==> flow/design.v <==
module datapath(input clk, reset, weCU, buffIRCU, buffAHCU,
                input buffALCU, buffRCU, srcbmuxCU, adrmuxCU,
			       input [1:0] acmuxCU, pcmuxCU,
			       input [2:0] aluopCU,
			       input [7:0] memdata,
			       output [15:0] address,
			       output [7:0] writedata, instrCU,
			       output zeroCU);
wire [7:0]  adrHout, buffIRout, buffAHout, buffALout, srcbmuxout;
wire [7:0]  acout, acmuxout, rout, buffRout, aluout;
wire [15:0] pcout, pcaddout, mdaout, pcmuxout, adrmuxout;
flopr #(8) IR(clk, reset, buffIRout, instrCU);
flopr #(8) adrH(clk, reset, buffAHout, adrHout);
buff buffIR(clk, reset, memdata, buffIRCU, buffIRout);
buff buffadrH(clk, reset, memdata, buffAHCU, buffAHout);
buff buffadrL(clk, reset, memdata, buffALCU, buffALout);
mux3 #(8) acmux(aluout, memdata, rout, acmuxCU, acmuxout);
flopr #(8) AC(clk, reset, acmuxout, acout);
flopr #(8) R(clk, reset, buffRout, rout);
buff buffR(clk, reset, acout, buffRCU, buffRout);
mux2 #(8) srcbmux(rout, 8'b00000001, srcbmuxCU, srcbmuxout);
alu alu(acout, srcbmuxout, aluopCU, aluout, zeroCU);
flopr #(16) PC(clk, reset, pcmuxout, pcout);
mux3 #(16) pcmux(pcout, pcaddout, {adrHout, buffALout}, pcmuxCU, pcmuxout);
adder pcadder(pcout, 16'b000000000000001, pcaddout);
flopr #(16) MDA(clk, reset, {adrHout, buffALout}, mdaout);
mux2 #(16) addressmux(pcout, mdaout, adrmuxCU, adrmuxout);
assign address = adrmuxout;
assign writedata = aluout;
endmodule
module mux2 # (parameter WIDTH = 8)
(input  [WIDTH-1:0] a0, a1,
 input s,
 output [WIDTH-1:0] y);
  assign y = s ? a1 : a0;
endmodule
module mux3 # (parameter WIDTH = 8)
(input  [WIDTH-1:0] a0, a1, a2,
 input  [1:0] s,
 output [WIDTH-1:0] y);
  assign y = s[1] ? a2 : (s[0] ? a1 : a0); 
endmodule
module flopr # (parameter WIDTH = 8)
(input clk, reset,
 input [WIDTH-1:0] d,
 output reg [WIDTH-1:0] q);
 always @ (posedge clk, posedge reset)
   if (reset) q <= 0;
   else q <= d;
endmodule
module buff(input clk, reset, input[7:0] a, input s, output [7:0] y);
  reg [7:0] q;
  assign y = (s == 1) ? a : q;
  always @ (posedge clk, posedge reset)
    if (reset) q <= 0;
    else q <= y;
endmodule
module adder(input [15:0] a, b, output [15:0] y);
assign y = a + b;
endmodule
module alu (a, b, sel, out, zero);
    input [7:0] a,b;
    input [2:0] sel; 
    output reg [7:0] out;
    output reg zero;
    always @ (*) 
    begin 
        case(sel) 
		      3'b000:   
	begin
		out = a; 
		if (out == 0) zero = 1;  
		else zero = 0; 
          end
            3'b001:   
	begin
		out = a+b;  
		if (out == 0)
		 zero = 1;  
		else
		zero = 0;
          end     
            3'b010:   
	begin
		out = a-b;  
		if (out == 0) zero = 1;  
		else zero = 0;
          end 
            3'b011:   
	begin
		out = 0; 
		zero = 1;
          end
			   3'b100:   
	begin
		out = a & b; 
		if (out == 0)
		 zero = 1;  
		else
		zero = 0;
          end
		     3'b101:   
	begin
		out = a | b; 
		if (out == 0) zero = 1;  
		else zero = 0; 
          end
			  3'b110:   
	begin
		out = a ^ b; 
		if (out == 0) zero = 1;  
		else zero = 0; 
          end		 
			  3'b111:   
	begin
		out = ~a; 
		if (out == 0) zero = 1;  
		else zero = 0; 
          end
        endcase
    end
endmodule
module controller(input clk, reset, zflag, 
                  input [7:0] opcode, 
						output buffIR, buffAH, buffAL, buffR, srcbmux, adrmux, we,
			         output [1:0] pcmux, acmux, 
						output [2:0] aluop);
  maindec md(clk, reset, zflag, opcode, buffAL, buffR, buffIR, buffAH, srcbmux, adrmux, we, pcmux, acmux, aluop);
endmodule
module maindec(input clk, reset, zflag, 
               input [7:0] opcode, 
					output buffAL, buffR, buffIR, buffAH, srcbmux, adrmux, we,
			      output [1:0] pcmux, acmux,
					output [2:0] aluop);
  reg [13:0] controls;
  reg [3:0] state, nextstate;
  assign {buffAL, buffAH, buffIR, acmux, buffR, srcbmux, aluop, pcmux, adrmux, we} = controls;
  parameter fetch = 4'b0000;
  parameter decode = 4'b0001;
  parameter getah = 4'b0010;
  parameter getal = 4'b0011;
  parameter loaddata = 4'b0100;
  parameter storedata = 4'b0101;
  parameter jumpinstr = 4'b0110;
  parameter alu = 4'b0111;
  parameter r_to_ac = 4'b1000;
  parameter ac_to_r = 4'b1001;
  parameter ahfetch = 4'b1010;
  parameter pcinc = 4'b1011;
  parameter NOP = 8'h00;
  parameter LDAC = 8'h01;
  parameter STAC = 8'h02;
  parameter MVAC = 8'h03;
  parameter MOVR = 8'h04;
  parameter JUMP = 8'h05;
  parameter JMPZ = 8'h06;
  parameter JPNZ = 8'h07;
  parameter ADD = 8'h08;
  parameter SUB = 8'h09;
  parameter INAC = 8'h0A;
  parameter CLAC = 8'h0B;
  parameter AND = 8'h0C;
  parameter OR = 8'h0D;
  parameter XOR = 8'h0E;
  parameter NOT = 8'h0F;
  always @(posedge clk, posedge reset)
    if (reset)  state <= fetch;
	 else        state <= nextstate;
  always @(*)
  begin  
    case(state)
	   fetch: nextstate <= decode;
		decode: case(opcode)
		          NOP: nextstate <= pcinc;
					 LDAC: nextstate <= ahfetch;
					 STAC: nextstate <= ahfetch;
					 MVAC: nextstate <= ac_to_r;
					 MOVR: nextstate <= r_to_ac;
					 JUMP: nextstate <= ahfetch;
					 JMPZ: nextstate <= ahfetch;
					 JPNZ: nextstate <= ahfetch;
					 default: nextstate <= alu;
				 endcase
		 getah: nextstate <= getal;
		 getal: if (opcode == STAC)      nextstate <= storedata;
		        else if (opcode == LDAC) nextstate <= loaddata;
				  else if ((opcode == JMPZ) & ~zflag) nextstate <= pcinc;
				  else if ((opcode == JPNZ) & zflag)  nextstate <= pcinc;
				  else                     nextstate <= jumpinstr;
		 jumpinstr: nextstate <= fetch;
		 storedata: nextstate <= fetch;
		 loaddata: nextstate <= fetch;
		 ac_to_r: nextstate <= fetch;
		 r_to_ac: nextstate <= fetch;
		 alu: nextstate <= fetch;
		 ahfetch: nextstate <= getah;
		 pcinc: nextstate <= fetch;
		 default: nextstate <= fetch;
	 endcase
  end
  always @(*)
  begin
    case(state)
	   fetch: controls <= 14'b00100000000000;
		decode: controls <= 14'b00000000000000;
		getah: controls <= 14'b01000000000100;
		getal: controls <= 14'b10000000000000;
		storedata: controls <= 14'b00000000000111;
		loaddata: controls <=  14'b00001000000110;
		ac_to_r: controls <= 14'b00000100000100;
		r_to_ac: controls <= 14'b00010000000100;
		jumpinstr: controls <= 14'b00000000001010;
		ahfetch: controls <= 14'b00000000000100;
		pcinc: controls <= 14'b00000000000100;
		alu:
		begin
		  case(opcode)
		    ADD: controls <= 14'b00000000010100;
			 SUB: controls <= 14'b00000000100100;
			 INAC: controls <= 14'b00000010010100;
			 CLAC: controls <= 14'b00000000110100;
			 AND: controls <= 14'b00000001000100;
			 OR: controls <= 14'b00000001010100;
			 XOR: controls <= 14'b00000001100100;
			 NOT: controls <= 14'b00000001110100;
			 default: controls <= 14'b00000000000000;
		  endcase
		end
		default: controls <= 14'b00000000000000;
    endcase
  end
endmodule
module smm(input clk, reset,
           input [7:0] readdata,
           output we, 
			  output [15:0] address,
			  output [7:0] writedata);
wire buffR, buffIR, buffAH, mdamux, buffAL, adrmux, srcbmux;
wire [1:0] pcmux, acmux;
wire [2:0] aluop;
wire [15:0] addr;
wire [7:0] wdata, instr;
wire zero;
datapath dp(clk, reset, we, buffIR, buffAH, buffAL, buffR, srcbmux, adrmux, acmux, pcmux, aluop, readdata, addr, wdata, instr, zero);
controller cu(clk, reset, zero, instr, buffIR, buffAH, buffAL, buffR, srcbmux, adrmux, we, pcmux, acmux, aluop);
assign writedata = wdata;
assign address = addr;
endmodule
# Reports on smm
# Module smm before and after one edit of its RTL, step after step.
# "before" refers to lines of the RTL above, "after" to lines of the edited file.
# "change": "after" minus "before" as printed here. "rel_change_pct": 100 x difference / "before".
# Operators: Yosys type, input widths -> output width; for muxes data width and select width s.
# Cell names lack the library's common part.
# Not given: n/a
dict set report inputs {
  top {smm}
  clk_port {clk}
  lib {sky130hd}
  corner {tt_025C_1v80}
}

# Edit of the RTL
# The edit as a unified diff against the file above.
# The edit is scripted: it alters the design's behaviour and was not made to optimise anything.
# begin of diff
@@ -24,5 +24,8 @@
 mux3 #(16) pcmux(pcout, pcaddout, {adrHout, buffALout}, pcmuxCU, pcmuxout);
 adder pcadder(pcout, 16'b000000000000001, pcaddout);
-flopr #(16) MDA(clk, reset, {adrHout, buffALout}, mdaout);
+wire [15:0] mdaout_m, mdaout_s;
+flopr #(16) MDA(clk, reset, {adrHout, buffALout}, mdaout_m);
+flopr #(16) MDA_twin (clk, reset, ~({adrHout, buffALout}), mdaout_s);
+assign mdaout = mdaout_m ^ mdaout_s;
 mux2 #(16) addressmux(pcout, mdaout, adrmuxCU, adrmuxout);
 assign address = adrmuxout;
# end of diff

# Word level
# Source: Yosys, flattened and elaborated, memories not mapped. Widths are those after wreduce. Registers that Yosys merges into a memory's read port (data or address) are not register bits. Print and check cells do not count. Equal cells are merged and count once.
# Yosys's memory passes give these memory sizes; they may raise the number of words (mostly to a power of two), join words into wider ones and drop unused or constant bits.
# element before after change rel_change_pct
set word_totals {}
lappend word_totals {ff_bits 76 92 16 21.05}
lappend word_totals {mem_bits_ro 96 96 0 0.00}
lappend word_totals {memories 2 2 0 0.00}
lappend word_totals {input_bits 10 10 0 0.00}
lappend word_totals {out_inout_bits 25 25 0 0.00}
lappend word_totals {word_cells 79 82 3 3.80}
# element before after change rel_change_pct
set classes {}
lappend classes {n_addsub 3 3 0 0.00}
lappend classes {n_eq 22 22 0 0.00}
lappend classes {n_mux 24 24 0 0.00}
lappend classes {bitwise 7 9 2 28.57}
lappend classes {reduce_and_logical 13 13 0 0.00}
# element before after
set memory_table {}
lappend memory_table {mem_shapes {16 x 5 bit 1R0W; 8 x 2 bit 1R0W} {16 x 5 bit 1R0W; 8 x 2 bit 1R0W}}
# cell before after change
set op_table {}
lappend op_table {{$not 16->16} 0 1 1}
lappend op_table {{$xor 16x16->16} 0 1 1}
# Unchanged operator kinds not shown: 34.

# Depth
# Depth = most cells in a row (Yosys ltp): at word level without a register or memory, in the mapped netlist without a sequential cell, where the memories' decode and read muxes count.
# element before after change rel_change_pct
set logic_depth {}
lappend logic_depth {ltp_word 14 14 0 0.00}
lappend logic_depth {abc_area 0 0 n/a n/a}
lappend logic_depth {mapped_depth 14 13 -1 -7.14}
lappend logic_depth {depth_no_buf 13 12 -1 -7.69}

# Netlist
# Source: synth_stat.txt of the flow (Yosys; design flattened, memories mapped). It holds for the ABC_AREA given above (unset counts as 0); a run with the other value may have another netlist.
# element before after change rel_change_pct
set mapped {}
lappend mapped {mapped_cells 523 585 62 11.85}
lappend mapped {mapped_area_um2 4834.6 5391.4 556.8 11.52}
lappend mapped {seq_area_um2 1701.6 2102.0 400.4 23.53}
lappend mapped {ff_cells 68 84 16 23.53}
lappend mapped {buf_cells 21 25 4 19.05}
# cell_type before after change rel_change_pct
set by_type {}
lappend by_type {mux2_2 47 13 -34 -72.34}
lappend by_type {nand2_1 46 64 18 39.13}
lappend by_type {dfrtp_1 68 84 16 23.53}
lappend by_type {inv_1 31 44 13 41.94}
lappend by_type {xnor2_1 10 20 10 100.00}
lappend by_type {o21ai_1 3 9 6 200.00}
lappend by_type {o21ai_0 35 40 5 14.29}
lappend by_type {nor2_1 33 28 -5 -15.15}
lappend by_type {nor3b_1 8 3 -5 -62.50}
lappend by_type {a221o_1 7 2 -5 -71.43}
lappend by_type {and3_1 6 11 5 83.33}
lappend by_type {a31oi_1 3 8 5 166.67}
lappend by_type {nand4_1 13 9 -4 -30.77}
lappend by_type {o211ai_1 5 1 -4 -80.00}
lappend by_type {buf_2 1 5 4 400.00}
lappend by_type {and3b_1 0 4 4 n/a}
lappend by_type {o211a_1 0 4 4 n/a}
lappend by_type {clkbuf_1 18 15 -3 -16.67}
# Unchanged cell types not shown: 10.
# The list need not be complete.
# The figures by module come from a second, unflattened synthesis with its own total; it is not the netlist above.
# element before after change rel_change_pct
set unflattened {}
lappend unflattened {cells_unflattened 610 659 49 8.03}
lappend unflattened {area_unflattened_um2 6567.5 7171.9 604.4 9.20}
# Each row is one instance without its submodules.
# mod n_inst n_cells mod_area_um2 mod_seq_area_um2
set by_module_before {}
lappend by_module_before {alu 1 197 1495.2 0.0}
lappend by_module_before {buff 4 18 335.3 200.2}
lappend by_module_before {{flopr #(WIDTH=8)} 4 9 203.9 200.2}
lappend by_module_before {{flopr #(WIDTH=16)} 2 17 404.1 400.4}
lappend by_module_before {adder 1 98 724.4 0.0}
lappend by_module_before {maindec 1 65 476.7 100.1}
lappend by_module_before {{mux3 #(WIDTH=16)} 1 53 345.3 0.0}
lappend by_module_before {{mux2 #(WIDTH=16)} 1 18 249.0 0.0}
lappend by_module_before {{mux3 #(WIDTH=8)} 1 26 172.7 0.0}
lappend by_module_before {{mux2 #(WIDTH=8)} 1 9 131.4 0.0}
lappend by_module_before {datapath 1 2 7.5 0.0}
lappend by_module_before {controller 1 0 0.0 0.0}
lappend by_module_before {smm 1 0 0.0 0.0}
# mod n_inst n_cells mod_area_um2 mod_seq_area_um2
set by_module_after {}
lappend by_module_after {alu 1 197 1495.2 0.0}
lappend by_module_after {buff 4 18 335.3 200.2}
lappend by_module_after {{flopr #(WIDTH=16)} 3 17 404.1 400.4}
lappend by_module_after {{flopr #(WIDTH=8)} 4 9 203.9 200.2}
lappend by_module_after {adder 1 98 724.4 0.0}
lappend by_module_after {maindec 1 65 476.7 100.1}
lappend by_module_after {{mux3 #(WIDTH=16)} 1 53 345.3 0.0}
lappend by_module_after {{mux2 #(WIDTH=16)} 1 18 249.0 0.0}
lappend by_module_after {datapath 1 34 207.7 0.0}
lappend by_module_after {{mux3 #(WIDTH=8)} 1 26 172.7 0.0}
lappend by_module_after {{mux2 #(WIDTH=8)} 1 9 131.4 0.0}
lappend by_module_after {controller 1 0 0.0 0.0}
lappend by_module_after {smm 1 0 0.0 0.0}

# Worst setup path after synthesis
# Path of least setup slack by OpenSTA after synthesis, without wires, with an ideal clock, recovery checks aside; 20% of the period is set as input and as output delay. Where synthesis merged equal registers, the netlist keeps one of their names.
# element before after change rel_change_pct
set synth_timing {}
lappend synth_timing {kind {register to output} {register to output} n/a n/a}
lappend synth_timing {from {reg (name not given)} {reg (name not given)} n/a n/a}
lappend synth_timing {to {out writedata[6]} {out writedata[5]} n/a n/a}
lappend synth_timing {tclk_ps 5000 5000 0 0.00}
lappend synth_timing {output_delay_ps 1000 1000 0 0.00}
lappend synth_timing {launch_ps 0 0 0 n/a}
lappend synth_timing {arrival_ps 3339 3240 -99 -2.96}
lappend synth_timing {t_required_ps 4000 4000 0 0.00}
lappend synth_timing {path_slack_ps 661 760 99 n/a}
lappend synth_timing {delay_ps 3339 3240 -99 -2.96}
lappend synth_timing {driving_pins 13 14 1 7.69}
lappend synth_timing {n_path_buf 0 2 2 n/a}
lappend synth_timing {synth_period_reached_ps 4339 4240 -99 -2.28}
# "delay_ps" is the arrival time less input delay plus setup time.
# At an output port there is no setup time.
# "driving_pins": output pins that drive a net of the path, with the launching flip-flop's if there is one; two outputs of one cell count as two.
# "synth_period_reached_ps" = period - worst setup slack (recovery checks aside). The figure is calculated, with input and output delays left at 20% of the set period.
# Between the ends stands the longest chain of elaborated cells between them, by number of cells; it is not shown to be the way that was timed. Of several equally long chains one is given.
# A line is the first line of the expression or statement that the cell stems from. Yosys adds cells for indexed reads and writes and turns some case tables into memories.
dict set report synth_between_before {
  cell_sequence {dfrtp_1 -> or4_4 -> nor3_4 -> nand3b_1 -> nand2_1 -> inv_1 -> fa_1 -> a211oi_1 -> o21bai_1 -> a21oi_1 -> xnor2_1 -> o211ai_1 -> a21boi_0}
  elab_chain_cells 6
  cone_cells 18
  cone_lines 9
  cone_classes {2 x add/sub; 7 x eq/ne; 4 x mux; 3 x logic; 2 x reduce/logical}
}
# element line_no
set synth_rtl_before {}
lappend synth_rtl_before {{$logic_not 4->1} 217} ;# case(opcode)
lappend synth_rtl_before {{$mux 14} 217}
lappend synth_rtl_before {{$pmux 14 s10} 203} ;# case(state)
lappend synth_rtl_before {{$mux 8} 35} ;# assign y = s ? a1 : a0;
lappend synth_rtl_before {{$sub 8x8->8} 85} ;# out = a-b;
lappend synth_rtl_before {{$pmux 8 s8} 68} ;# case(sel)
lappend synth_rtl_before {{end, declared} 237} ;# output [7:0] writedata);
dict set report synth_between_after {
  cell_sequence {dfrtp_1 -> clkbuf_1 -> inv_1 -> ha_1 -> nand3b_1 -> nand2_1 -> ha_1 -> clkbuf_1 -> nor2b_1 -> a211oi_1 -> nor4b_1 -> and4b_1 -> a2111oi_0 -> nor2_1}
}
# element line_no
set synth_rtl_after {}
lappend synth_rtl_after {{end, declared} 240} ;# output [7:0] writedata);
# after: Chain of elaborated cells between the ends: none given.

# Worst path after layout
# From the final timing report of each run of pair 1: the path of least setup slack in the routed layout; clock arrival at registers is part of the times.
# The report prints the path's times to 10 ps; the period is as set.
# element before after change rel_change_pct
set layout_timing {}
lappend layout_timing {kind {register to output} {register to output} n/a n/a}
lappend layout_timing {from {reg (name not given)} {reg (name not given)} n/a n/a}
lappend layout_timing {to {out writedata[7]} {out writedata[4]} n/a n/a}
lappend layout_timing {tclk_ps 4930 4930 0 0.00}
lappend layout_timing {output_delay_ps 990 990 0 0.00}
lappend layout_timing {launch_ps 330 340 10 3.03}
lappend layout_timing {arrival_ps 3840 3950 110 2.86}
lappend layout_timing {t_required_ps 3940 3940 0 0.00}
lappend layout_timing {path_slack_ps 110 -10 -120 n/a}
lappend layout_timing {driving_pins 15 15 0 0.00}
lappend layout_timing {n_path_buf 3 2 -1 -33.33}
# Between the ends stands the longest chain of elaborated cells between them, by number of cells; it is not shown to be the way that was timed. Of several equally long chains one is given.
dict set report layout_between_before {
  cell_sequence {dfrtp_1 -> or4_4 -> nor3_4 -> nand3b_1 -> buf_4 -> nand2_2 -> ha_2 -> or4_4 -> nor2_4 -> or3_4 -> a21oi_1 -> o32ai_1 -> buf_4 -> inv_1 -> dlygate4sd2_1}
  elab_chain_cells 6
  cone_cells 18
  cone_lines 9
  cone_classes {2 x add/sub; 7 x eq/ne; 4 x mux; 3 x logic; 2 x reduce/logical}
}
# element line_no
set layout_rtl_before {}
lappend layout_rtl_before {{$logic_not 4->1} 217} ;# case(opcode)
lappend layout_rtl_before {{$mux 14} 217}
lappend layout_rtl_before {{$pmux 14 s10} 203} ;# case(state)
lappend layout_rtl_before {{$mux 8} 35} ;# assign y = s ? a1 : a0;
lappend layout_rtl_before {{$sub 8x8->8} 85} ;# out = a-b;
lappend layout_rtl_before {{$pmux 8 s8} 68} ;# case(sel)
lappend layout_rtl_before {{end, declared} 237} ;# output [7:0] writedata);
dict set report layout_between_after {
  cell_sequence {dfrtp_1 -> nor4_4 -> and3_4 -> nand3b_1 -> nand2_1 -> inv_1 -> buf_4 -> fa_1 -> o21bai_1 -> a21oi_1 -> o2111a_1 -> o22ai_1 -> nand2b_1 -> nand3b_1 -> clkdlybuf4s50_1}
  elab_chain_cells 6
  cone_cells 18
  cone_lines 9
  cone_classes {2 x add/sub; 7 x eq/ne; 4 x mux; 3 x logic; 2 x reduce/logical}
}
# element line_no
set layout_rtl_after {}
lappend layout_rtl_after {{$logic_not 4->1} 220} ;# case(opcode)
lappend layout_rtl_after {{$mux 14} 220}
lappend layout_rtl_after {{$pmux 14 s10} 206} ;# case(state)
lappend layout_rtl_after {{$mux 8} 38} ;# assign y = s ? a1 : a0;
lappend layout_rtl_after {{$sub 8x8->8} 88} ;# out = a-b;
lappend layout_rtl_after {{$pmux 8 s8} 71} ;# case(sel)
lappend layout_rtl_after {{end, declared} 240} ;# output [7:0] writedata);

# Flow runs
# Both versions went through the flow (Yosys, OpenROAD) with the same settings in each pair. Constraints: input delay and output delay 20% of the set period each, output load 0.01 pF.
dict set report settings_pair_1 {
  CORE_UTILIZATION 40
  PLACE_DENSITY 0.6
  period_ns 4.93
  CAP_MARGIN 20
  CORE_MARGIN 2
  SLEW_MARGIN 20
}
# element before after change rel_change_pct
set measured_pair_1 {}
lappend measured_pair_1 {ys_area_um2 4834.6 5391.4 556.8 11.52}
lappend measured_pair_1 {die_footprint_um2 12982.3 14422.8 1440.5 11.10}
lappend measured_pair_1 {layout_stdcell_area_um2 5899.4 6338.6 439.2 7.44}
lappend measured_pair_1 {setup_ws_ps 106 -9 -115 n/a}
lappend measured_pair_1 {tns_ps 0 -9 -9 n/a}
lappend measured_pair_1 {ws_hold_ps 398 373 -25 n/a}
lappend measured_pair_1 {design_power_mw 4.348 4.782 0.434 9.98}
lappend measured_pair_1 {timing.achieved_period_ps 4824 4939 115 2.38}
dict set report settings_pair_2 {
  ABC_AREA 0
  CAP_MARGIN 0
  CELL_PAD_IN_SITES_GLOBAL_PLACEMENT 0
  CORE_ASPECT_RATIO 0.69
  CORE_MARGIN 9
  CORE_UTILIZATION 17
  CTS_CLUSTER_DIAMETER 393
  GPL_TIMING_DRIVEN 1
  HOLD_SLACK_MARGIN 0.21
  PLACE_DENSITY_LB_ADDON 0.11
  SETUP_SLACK_MARGIN 0.45
  SLEW_MARGIN 10
  period_ns 3.68
}
# element before after change rel_change_pct
set measured_pair_2 {}
lappend measured_pair_2 {ys_area_um2 4834.6 5391.4 556.8 11.52}
lappend measured_pair_2 {die_footprint_um2 34938.1 38560.5 3622.4 10.37}
lappend measured_pair_2 {layout_stdcell_area_um2 7614.8 7549.7 -65.1 -0.85}
lappend measured_pair_2 {setup_ws_ps -517 -450 67 n/a}
lappend measured_pair_2 {tns_ps -2993 -1987 1006 n/a}
lappend measured_pair_2 {ws_hold_ps 397 374 -23 n/a}
lappend measured_pair_2 {design_power_mw 7.695 7.634 -0.061 -0.79}
lappend measured_pair_2 {timing.achieved_period_ps 4197 4130 -67 -1.60}
# "timing.achieved_period_ps" is the run's clock period less its worst setup slack. It is reckoned from that one timing run; input and output delays stay at 20% of the period that was set.
# By "design_power_mw" is meant OpenSTA's value without simulated activity: inputs other than the clock are taken to toggle once in ten clock periods, and the tool carries that through the logic.
